==> flow/design.v <==
module alu #(
    parameter INST_W = 4,
    parameter INT_W  = 6,
    parameter FRAC_W = 10,
    parameter DATA_W = INT_W + FRAC_W
)(
    input                      i_clk,
    input                      i_rst_n,
    input                      i_in_valid,
    output                     o_busy,
    input         [INST_W-1:0] i_inst,
    input  signed [DATA_W-1:0] i_data_a,
    input  signed [DATA_W-1:0] i_data_b,
    output                     o_out_valid,
    output        [DATA_W-1:0] o_data
);
localparam SADD = 4'd0;  
localparam SSUB = 4'd1;  
localparam SMUL = 4'd2;  
localparam SACC = 4'd3;  
localparam SOFT = 4'd4;  
localparam XOR = 4'd5;   
localparam ARSH = 4'd6;  
localparam LROT = 4'd7;  
localparam CLZ = 4'd8;   
localparam RM4 = 4'd9;   
localparam MEM_H = 16;   
integer i;
localparam RANGE1 = 6'b100000;
localparam RANGE2 = 6'b010000;
localparam RANGE3 = 6'b001000;
localparam RANGE4 = 6'b000100;
localparam RANGE5 = 6'b000010;
localparam RANGE6 = 6'b000001;
localparam WAIT = 1'b0;
localparam EXE = 1'b1;
reg signed [DATA_W-1:0] comb_result; 
reg [DATA_W-1:0] rot_result; 
reg [DATA_W-1:0] add_sub_result;
reg signed [DATA_W+3:0] acc_result20;
reg signed [DATA_W-1:0] acc_result;
reg signed [DATA_W:0] add_sub_result17;
reg [DATA_W-1:0] arsh_result;
reg [2*DATA_W-1:0] lrot_base;
reg [DATA_W-1:0] lrot_result;
reg [4:0] clz_result;
reg [12:0] rm4_result;
reg [7:0] clz8;
reg [3:0] clz4;
wire [5:0] soft_range;
reg signed [DATA_W-1:0] soft_result;
reg [DATA_W-1:0] o_data_buffer;
reg busy_buffer;
reg ovalid_buffer;
reg [INST_W-1:0] inst_buffer;
reg signed [DATA_W-1:0] data_a_buffer;
reg signed [DATA_W-1:0] data_b_buffer;
reg signed [DATA_W+3:0] acc_mem [MEM_H-1:0];     
reg cs, ns;
always @(posedge i_clk or negedge i_rst_n) begin
    if(!i_rst_n) begin
        for (i=0; i<16; i=i+1) begin
            acc_mem[i] <= 20'd0;
        end
    end
    else if (inst_buffer == SACC)begin
        acc_mem[data_a_buffer[3:0]] <= acc_result20;
    end
end
always @(posedge i_clk or negedge i_rst_n) begin
    if(!i_rst_n) begin
        cs <= WAIT;
    end
    else begin
        cs <= ns;
    end
end
always @(*) begin
    if (cs == WAIT) begin
        ns = (i_in_valid) ? EXE : WAIT;
    end
    else begin
        ns = WAIT;
    end
end
always @(posedge i_clk or negedge i_rst_n) begin
    if(!i_rst_n) begin
        busy_buffer <= 1'b0;
        ovalid_buffer <= 1'b0;
        inst_buffer <= 4'd0;
        o_data_buffer <= 16'd0;
        data_a_buffer <= 16'd0;
        data_b_buffer <= 16'd0;
    end
    else begin
        inst_buffer <= i_inst;
        o_data_buffer <= comb_result;
        data_a_buffer <= i_data_a;
        data_b_buffer <= i_data_b;
        if (cs == WAIT) begin
            busy_buffer <= (i_in_valid) ? 1'b1 : 1'b0;
            ovalid_buffer <= 1'b0;
        end
        else begin
            busy_buffer <= 1'b0;
            ovalid_buffer <= 1'b1;
        end
    end
end
assign o_data = o_data_buffer;
assign o_out_valid = ovalid_buffer;
assign o_busy = busy_buffer;
assign soft_range[5] = data_a_buffer >= 16'sh0800;                                      
assign soft_range[4] = (data_a_buffer >= 16'sh0000) && (data_a_buffer < 16'sh0800);     
assign soft_range[3] = (data_a_buffer >= 16'shfc00) && (data_a_buffer < 16'sh0000);     
assign soft_range[2] = (data_a_buffer >= 16'shf800) && (data_a_buffer < 16'shfc00);     
assign soft_range[1] = (data_a_buffer >= 16'shf400) && (data_a_buffer < 16'shf800);     
assign soft_range[0] = (data_a_buffer < 16'shf400);                                     
always @(*) begin
    comb_result = 16'd0;
    case(inst_buffer)
        SADD : begin
            comb_result = add_sub_result;
        end
        SSUB : begin
            comb_result = add_sub_result;
        end 
        SMUL : begin
            comb_result = S_mul(data_a_buffer, data_b_buffer);
        end
        SACC : begin
            comb_result = acc_result;
        end
        SOFT : begin
            comb_result = soft_result;
        end
        XOR : begin
            comb_result = data_a_buffer ^ data_b_buffer;
        end
        ARSH : begin
            comb_result = arsh_result;
        end
        LROT : begin
            comb_result = lrot_result;
        end
        CLZ : begin
            comb_result = (clz_result[4]) ? 16'h0010 : {12'b0, clz_result[3:0]};
        end
        RM4 : begin
            comb_result = {3'd0,rm4_result};
        end
    endcase
end
always @(*) begin
    acc_result20 = (acc_mem[data_a_buffer[3:0]] + data_b_buffer);
    if (acc_result20 > 20'sh07fff) begin
        acc_result = 16'h7fff;
    end
    else if (acc_result20 < 20'shf8000) begin
        acc_result = 16'h8000;
    end
    else begin
        acc_result = acc_result20[DATA_W-1:0];
    end
end
always @(*) begin
    add_sub_result17 = (inst_buffer[0]) ? (data_a_buffer - data_b_buffer) : (data_a_buffer + data_b_buffer);
    if (!add_sub_result17[DATA_W]) begin  
        add_sub_result = (add_sub_result17 > 17'sh07fff) ? 16'h7fff : add_sub_result17[DATA_W-1:0];  
    end
    else begin   
        add_sub_result = (add_sub_result17 < 17'sh18000) ? 16'h8000 : add_sub_result17[DATA_W-1:0];
    end
end
always @(*) begin
    soft_result = 16'd0;
    case (soft_range)
        RANGE1 : begin               
            soft_result = data_a_buffer;                                                                     
        end 
        RANGE2 : begin                           
            soft_result = dev3($signed({data_a_buffer, 1'b0}) + 18'sh00800);     
        end
        RANGE3 : begin
            soft_result = dev3($signed(({data_a_buffer[DATA_W-1], data_a_buffer})) + 18'sh00800);          
        end
        RANGE4 : begin
            soft_result = dev9($signed({data_a_buffer, 1'b0}) + 18'sh01400);     
        end
        RANGE5 : begin
            soft_result = dev9($signed({data_a_buffer[DATA_W-1], data_a_buffer}) + 18'sh00c00);          
        end
        RANGE6 : begin
            soft_result = 16'd0;                                                                     
        end
    endcase
end
always @(*) begin
    arsh_result = data_a_buffer >>> data_b_buffer[4:0];
end
always @(*) begin
    lrot_base = {2{data_a_buffer}};
    lrot_result = lrot_base[(5'd16-data_b_buffer[4:0])+:DATA_W];
end
always @(*) begin
    clz_result[4] = (~|data_a_buffer);
    clz_result[3] = (~|data_a_buffer[15:8]);
    clz8 = (clz_result[3]) ? data_a_buffer[7:0] : data_a_buffer[15:8];
    clz_result[2] = (~|clz8[7:4]);
    clz4 = (clz_result[2]) ? clz8[3:0] : clz8[7:4];
    clz_result[1] = (~|clz4[3:2]);
    clz_result[0] = (clz_result[1]) ? ~clz4[1] : ~clz4[3];
end
always @(*) begin
    for (i=0; i<13; i=i+1) begin
        rm4_result[i] = data_a_buffer[i+:4] == data_b_buffer[(15-i)-:4];
    end
end
function automatic [DATA_W-1:0] S_mul;
    input signed [DATA_W-1:0] data_a;
    input signed [DATA_W-1:0] data_b;
    reg signed [2*DATA_W-1:0] mul_result;
    begin
        mul_result = data_a * data_b;
        if (!mul_result[2*DATA_W-1]) begin
            if (mul_result > 32'sh01fffc00) begin
                S_mul = 16'h7fff;  
            end
            else begin
                S_mul = (mul_result[9]) ? mul_result[25:10] + 16'sd1 : mul_result[25:10];   
            end
        end
        else begin
            if (mul_result < 32'shfe000000) begin
                S_mul = 16'h8000;   
            end
            else begin
                S_mul = (mul_result[9]) ? mul_result[25:10] + 16'sd1 : mul_result[25:10];   
            end
        end
    end
endfunction
localparam EXT_BIT = 10;
function automatic [DATA_W-1:0] dev3;
    input signed [17:0] devident;        
    reg signed [EXT_BIT+17:0] ext_devident;
    reg signed [EXT_BIT+17:0] Q0;
    reg signed [EXT_BIT+17:0] Q1;
    reg signed [EXT_BIT+17:0] Q2;
    reg signed [EXT_BIT+17:0] Q3, Q3_plus1;
    begin
        ext_devident = {devident, 10'b0};            
        Q0 = ((ext_devident >> 2) + ext_devident) >> 2;
        Q1 = (Q0 + ext_devident) >> 1;
        Q2 = ((Q1 >> 6) + Q1);
        Q3 = ((Q2 >> 12) + Q2) >> 1;
        Q3_plus1 = Q3 + $signed({18'h00001,10'b0});   
        dev3 = (Q3[EXT_BIT-1]) ? Q3_plus1[EXT_BIT+15:EXT_BIT] : Q3[EXT_BIT+15:EXT_BIT];
    end
endfunction
function automatic [DATA_W-1:0] dev9;
    input signed [17:0] devident;
    reg signed [EXT_BIT+17:0] ext_devident;
    reg signed [EXT_BIT+17:0] Q0;
    reg signed [EXT_BIT+17:0] Q1;
    reg signed [EXT_BIT+17:0] Q2;
    reg signed [EXT_BIT+17:0] Q3, Q3_plus1;
    begin
        ext_devident = {devident, 10'b0};    
        Q0 = ((ext_devident >> 1) + ext_devident) >> 1;
        Q1 = (Q0 + ext_devident) >> 1;
        Q2 = ((Q1 >> 6) + Q1);
        Q3 = ((Q2 >> 12) + Q2) >> 3;
        Q3_plus1 = Q3 + $signed({18'h00001,10'b0});   
        dev9 = (Q3[EXT_BIT-1]) ? Q3_plus1[EXT_BIT+15:EXT_BIT] : Q3[EXT_BIT+15:EXT_BIT];
    end
endfunction
endmodule
# Step by step through the tools: alu
# Module alu before and after one edit of its RTL, step after step.
# "before" refers to lines of the RTL above, "after" to lines of the edited file.
# "delta" is "after" less "before", of the values as shown.
# Cell names lack the library's common part.
# The mark n/a stands for no value.
[inputs] top="alu" clk_port="i_clk" lib="sky130hd" lib_corner="tt_025C_1v80"

# Diff
# Unified diff, file above to edited file.
# This change comes from a script, not from a designer; no optimisation was intended.
# begin of diff
@@ -53,5 +53,5 @@
 reg busy_buffer;
 reg ovalid_buffer;
-reg [INST_W-1:0] inst_buffer;
+reg [2*INST_W-1:0] inst_buffer;
 reg signed [DATA_W-1:0] data_a_buffer;
 reg signed [DATA_W-1:0] data_b_buffer;
# end of diff

# Word level
# Yosys after proc, flatten, opt, wreduce and memory -nomap, before mapping. Print and check cells are not counted.
[op_classes] element="n_addsub" before=29 after=29 delta=0
[op_classes] element="n_cmp" before=16 after=16 delta=0
[op_classes] element="n_shift" before=2 after=2 delta=0
[op_classes] element="eq_ne" before=42 after=42 delta=0
[op_classes] element="n_logic" before=3 after=3 delta=0
[op_classes] element="mux" before=24 after=24 delta=0
[op_classes] element="n_reduce_logical" before=30 after=30 delta=0
[op_classes] element="multipliers" before=1 after=1 delta=0
[ops] cell="zero test 4 bit" before=2 after=1 delta=-1
[ops] cell="zero test 8 bit" before=0 after=1 delta=1
# Unchanged operator kinds not shown: 62.
[bits] element="inputBits" before=39 after=39 delta=0
[bits] element="reg_bits" before=374 after=374 delta=0
[bits] element="output_inout_bits" before=18 after=18 delta=0

# Longest topological paths
# Yosys ltp: most cells in a row. Word level: on the elaborated netlist, between registers, memories and ports. Mapped: between sequential cells and ports; inverters and the memories' decode and read muxes count.
[depth] element="ltp_word" before=9 after=9 delta=0
[depth] element="abc_area" before="0" after="0"
[depth] element="depth_mapped" before=53 after=53 delta=0
[depth] element="mapped_depth_nobuf" before=52 after=52 delta=0

# Mapped cells and area
# Yosys stat after the flow's synthesis: flattened, memories mapped to cells. It holds for the ABC_AREA given above (unset counts as 0); a run with the other value may have another netlist.
[mapped] element="sequential_area_um2" before=9359.0 after=9359.0 delta=0.0
[mapped] element="mapped_cells" before=4846 after=4846 delta=0
[mapped] element="flip_flops" before=374 after=374 delta=0
[mapped] element="buf_cells" before=221 after=221 delta=0
[mapped] element="area_um2" before=41154.5 after=41154.5 delta=0.0
# Unchanged cell types not shown: 100.

# Path before layout
# Source: OpenSTA report_checks on the synthesized netlist (no wires, ideal clock, input and output delay 20% of the period each), path of least setup slack; recovery checks are left aside. Register names are those of the netlist, which keeps one name where synthesis merged equal registers.
[synth_timing] element="kind" before="reg2reg" after="reg2reg"
[synth_timing] element="from" before="register data_a_buffer[1]" after="register data_a_buffer[1]"
[synth_timing] element="to" before="register o_data_buffer[6]" after="register o_data_buffer[6]"
[synth_timing] element="driving_pins" before=52 after=52 delta=0
[synth_timing] element="slack_ps" before=1164 after=1164 delta=0
[synth_timing] element="path_delay_ps" before=9836 after=9836 delta=0
[synth_timing] element="arrival_time_ps" before=9705 after=9705 delta=0
[synth_timing] element="setup_time_ps" before=131 after=131 delta=0
[synth_timing] element="path_buffers" before=0 after=0 delta=0
[synth_timing] element="required_ps" before=10869 after=10869 delta=0
[synth_timing] element="tclk_ps" before=11000 after=11000 delta=0
[synth_timing] element="period_less_setup_slack_ps" before=9836 after=9836 delta=0
# "path_delay_ps" is the arrival time less input delay plus setup time.
# "driving_pins": output pins that drive a net of the path, with the launching flip-flop's if there is one; two outputs of one cell count as two.
# "period_less_setup_slack_ps" is the clock period less the worst setup slack; recovery checks do not enter. This is arithmetic on one report: input and output delays are still those of the set period (20% each).
[synth_via_before] path_cell_list="dfrtp_1 > inv_1 > ha_1 > a21o_1 > a21oi_1 > o21ai_0 > a21oi_1 > o21ai_0 > a21oi_1 > nor2b_1 > nor2_1 > nor2b_1 > nor2_1 > nor2_1 > a32oi_1 > o21a_1 > xnor2_1 > ha_1 > (+16 left out) > o21ai_0 > o32a_1 > nand2_1 > or3b_2 > a31oi_1 > nor2b_1 > nor2_1 > nor2b_1 > nor2_1 > xnor2_1 > ha_1 > nand2_1 > o21ai_0 > a22o_1 > nand2_1 > xor2_1 > o22ai_1 > or3_1"
[synth_rtl_before] element="from (decl)" line=56 rtl="reg signed [DATA_W-1:0] data_a_buffer;"
[synth_rtl_before] element="from (assign)" line=92 rtl="data_a_buffer <= 16'd0;"
[synth_rtl_before] element="from (assign)" line=98 rtl="data_a_buffer <= i_data_a;"
[synth_rtl_before] element="to (assign)" line=91 rtl="o_data_buffer <= 16'd0;"
[synth_rtl_before] element="to (assign)" line=97 rtl="o_data_buffer <= comb_result;"
[synth_rtl_before] element="to (decl)" line=52 rtl="reg [DATA_W-1:0] o_data_buffer;"
# before: No chain of elaborated cells between the ends is given.
[synth_via_after] path_cell_list="dfrtp_1 > inv_1 > ha_1 > a21o_1 > a21oi_1 > o21ai_0 > a21oi_1 > o21ai_0 > a21oi_1 > nor2b_1 > nor2_1 > nor2b_1 > nor2_1 > nor2_1 > a32oi_1 > o21a_1 > xnor2_1 > ha_1 > (+16 left out) > o21ai_0 > o32a_1 > nand2_1 > or3b_2 > a31oi_1 > nor2b_1 > nor2_1 > nor2b_1 > nor2_1 > xnor2_1 > ha_1 > nand2_1 > o21ai_0 > a22o_1 > nand2_1 > xor2_1 > o22ai_1 > or3_1"
[synth_rtl_after] element="from (decl)" line=56 rtl="reg signed [DATA_W-1:0] data_a_buffer;"
[synth_rtl_after] element="from (assign)" line=92 rtl="data_a_buffer <= 16'd0;"
[synth_rtl_after] element="from (assign)" line=98 rtl="data_a_buffer <= i_data_a;"
[synth_rtl_after] element="to (assign)" line=91 rtl="o_data_buffer <= 16'd0;"
[synth_rtl_after] element="to (assign)" line=97 rtl="o_data_buffer <= comb_result;"
[synth_rtl_after] element="to (decl)" line=52 rtl="reg [DATA_W-1:0] o_data_buffer;"
# after: No chain of elaborated cells between the ends is given.

# Path in the finished layout
# From the final timing report of the runs of pair 1: the path of least setup slack in the routed layout; clock arrival at registers is part of the times.
# The report prints the path's times to 10 ps; the period is as set.
[layout_timing] element="kind" before="reg2reg" after="reg2reg"
[layout_timing] element="from" before="register data_a_buffer[1]" after="register data_a_buffer[1]"
[layout_timing] element="to" before="register o_data_buffer[8]" after="register o_data_buffer[8]"
[layout_timing] element="arrival_time_ps" before=10750 after=10750 delta=0
[layout_timing] element="path_buffers" before=2 after=2 delta=0
[layout_timing] element="setup_time_ps" before=170 after=170 delta=0
[layout_timing] element="driving_pins" before=53 after=53 delta=0
[layout_timing] element="slack_ps" before=710 after=710 delta=0
[layout_timing] element="required_ps" before=11460 after=11460 delta=0
[layout_timing] element="tclk_ps" before=11000 after=11000 delta=0
[layout_via_before] path_cell_list="dfrtp_2 > buf_8 > ha_1 > buf_4 > a21o_1 > a21oi_1 > o21ai_0 > a21oi_2 > o21ai_0 > a21oi_1 > nor2b_1 > nor2_1 > nor2b_1 > nor2_1 > nor2_1 > a32oi_1 > o21a_1 > xnor2_1 > (+17 left out) > o21ai_0 > o32a_1 > nand2_1 > or3b_2 > a31oi_2 > nor2b_1 > nor2_1 > nor2b_1 > nor2_1 > xnor2_1 > ha_1 > nand2_1 > nor2_1 > a22o_1 > nand3_1 > mux2i_1 > a221oi_2 > o221ai_1"
[layout_rtl_before] element="from (decl)" line=56 rtl="reg signed [DATA_W-1:0] data_a_buffer;"
[layout_rtl_before] element="from (assign)" line=92 rtl="data_a_buffer <= 16'd0;"
[layout_rtl_before] element="from (assign)" line=98 rtl="data_a_buffer <= i_data_a;"
[layout_rtl_before] element="to (assign)" line=91 rtl="o_data_buffer <= 16'd0;"
[layout_rtl_before] element="to (assign)" line=97 rtl="o_data_buffer <= comb_result;"
[layout_rtl_before] element="to (decl)" line=52 rtl="reg [DATA_W-1:0] o_data_buffer;"
# before: No chain of elaborated cells between the ends is given.
[layout_via_after] path_cell_list="dfrtp_2 > buf_8 > ha_1 > buf_4 > a21o_1 > a21oi_1 > o21ai_0 > a21oi_2 > o21ai_0 > a21oi_1 > nor2b_1 > nor2_1 > nor2b_1 > nor2_1 > nor2_1 > a32oi_1 > o21a_1 > xnor2_1 > (+17 left out) > o21ai_0 > o32a_1 > nand2_1 > or3b_2 > a31oi_2 > nor2b_1 > nor2_1 > nor2b_1 > nor2_1 > xnor2_1 > ha_1 > nand2_1 > nor2_1 > a22o_1 > nand3_1 > mux2i_1 > a221oi_2 > o221ai_1"
[layout_rtl_after] element="from (decl)" line=56 rtl="reg signed [DATA_W-1:0] data_a_buffer;"
[layout_rtl_after] element="from (assign)" line=92 rtl="data_a_buffer <= 16'd0;"
[layout_rtl_after] element="from (assign)" line=98 rtl="data_a_buffer <= i_data_a;"
[layout_rtl_after] element="to (assign)" line=91 rtl="o_data_buffer <= 16'd0;"
[layout_rtl_after] element="to (assign)" line=97 rtl="o_data_buffer <= comb_result;"
[layout_rtl_after] element="to (decl)" line=52 rtl="reg [DATA_W-1:0] o_data_buffer;"
# after: No chain of elaborated cells between the ends is given.

# Layout results
# Runs of the flow (Yosys, OpenROAD) on both versions; the two runs of a pair have the same settings. The constraints put input and output delay at 20% of the set period each and load the outputs with 0.01 pF.
[flow_settings_pair_1] period_ns=11.0 CAP_MARGIN=20 CORE_MARGIN=2 CORE_UTILIZATION=40 SLEW_MARGIN=20
[measured_pair_1] element="holdWs_ps" before=401 after=401 delta=0
[measured_pair_1] element="synth_area_um2" before=41154.5 after=41154.5 delta=0.0
[measured_pair_1] element="final_setup_ws_ps" before=708 after=708 delta=0
[measured_pair_1] element="design_die_area_um2" before=105469.0 after=105469.0 delta=0.0
[measured_pair_1] element="finalCellArea_um2" before=45234.6 after=45234.6 delta=0.0
[flow_settings_pair_2] CELL_PAD_IN_SITES_DETAIL_PLACEMENT=0 CORE_ASPECT_RATIO=0.76 CORE_UTILIZATION=38 SETUP_SLACK_MARGIN=-0.18 TNS_END_PERCENT=75 period_ns=15.8 CAP_MARGIN=20 CORE_MARGIN=2 SLEW_MARGIN=20
[measured_pair_2] element="holdWs_ps" before=401 after=401 delta=0
[measured_pair_2] element="synth_area_um2" before=41154.5 after=41154.5 delta=0.0
[measured_pair_2] element="final_setup_ws_ps" before=3976 after=3976 delta=0
[measured_pair_2] element="design_die_area_um2" before=110975.0 after=110975.0 delta=0.0
[measured_pair_2] element="finalCellArea_um2" before=44974.4 after=44974.4 delta=0.0
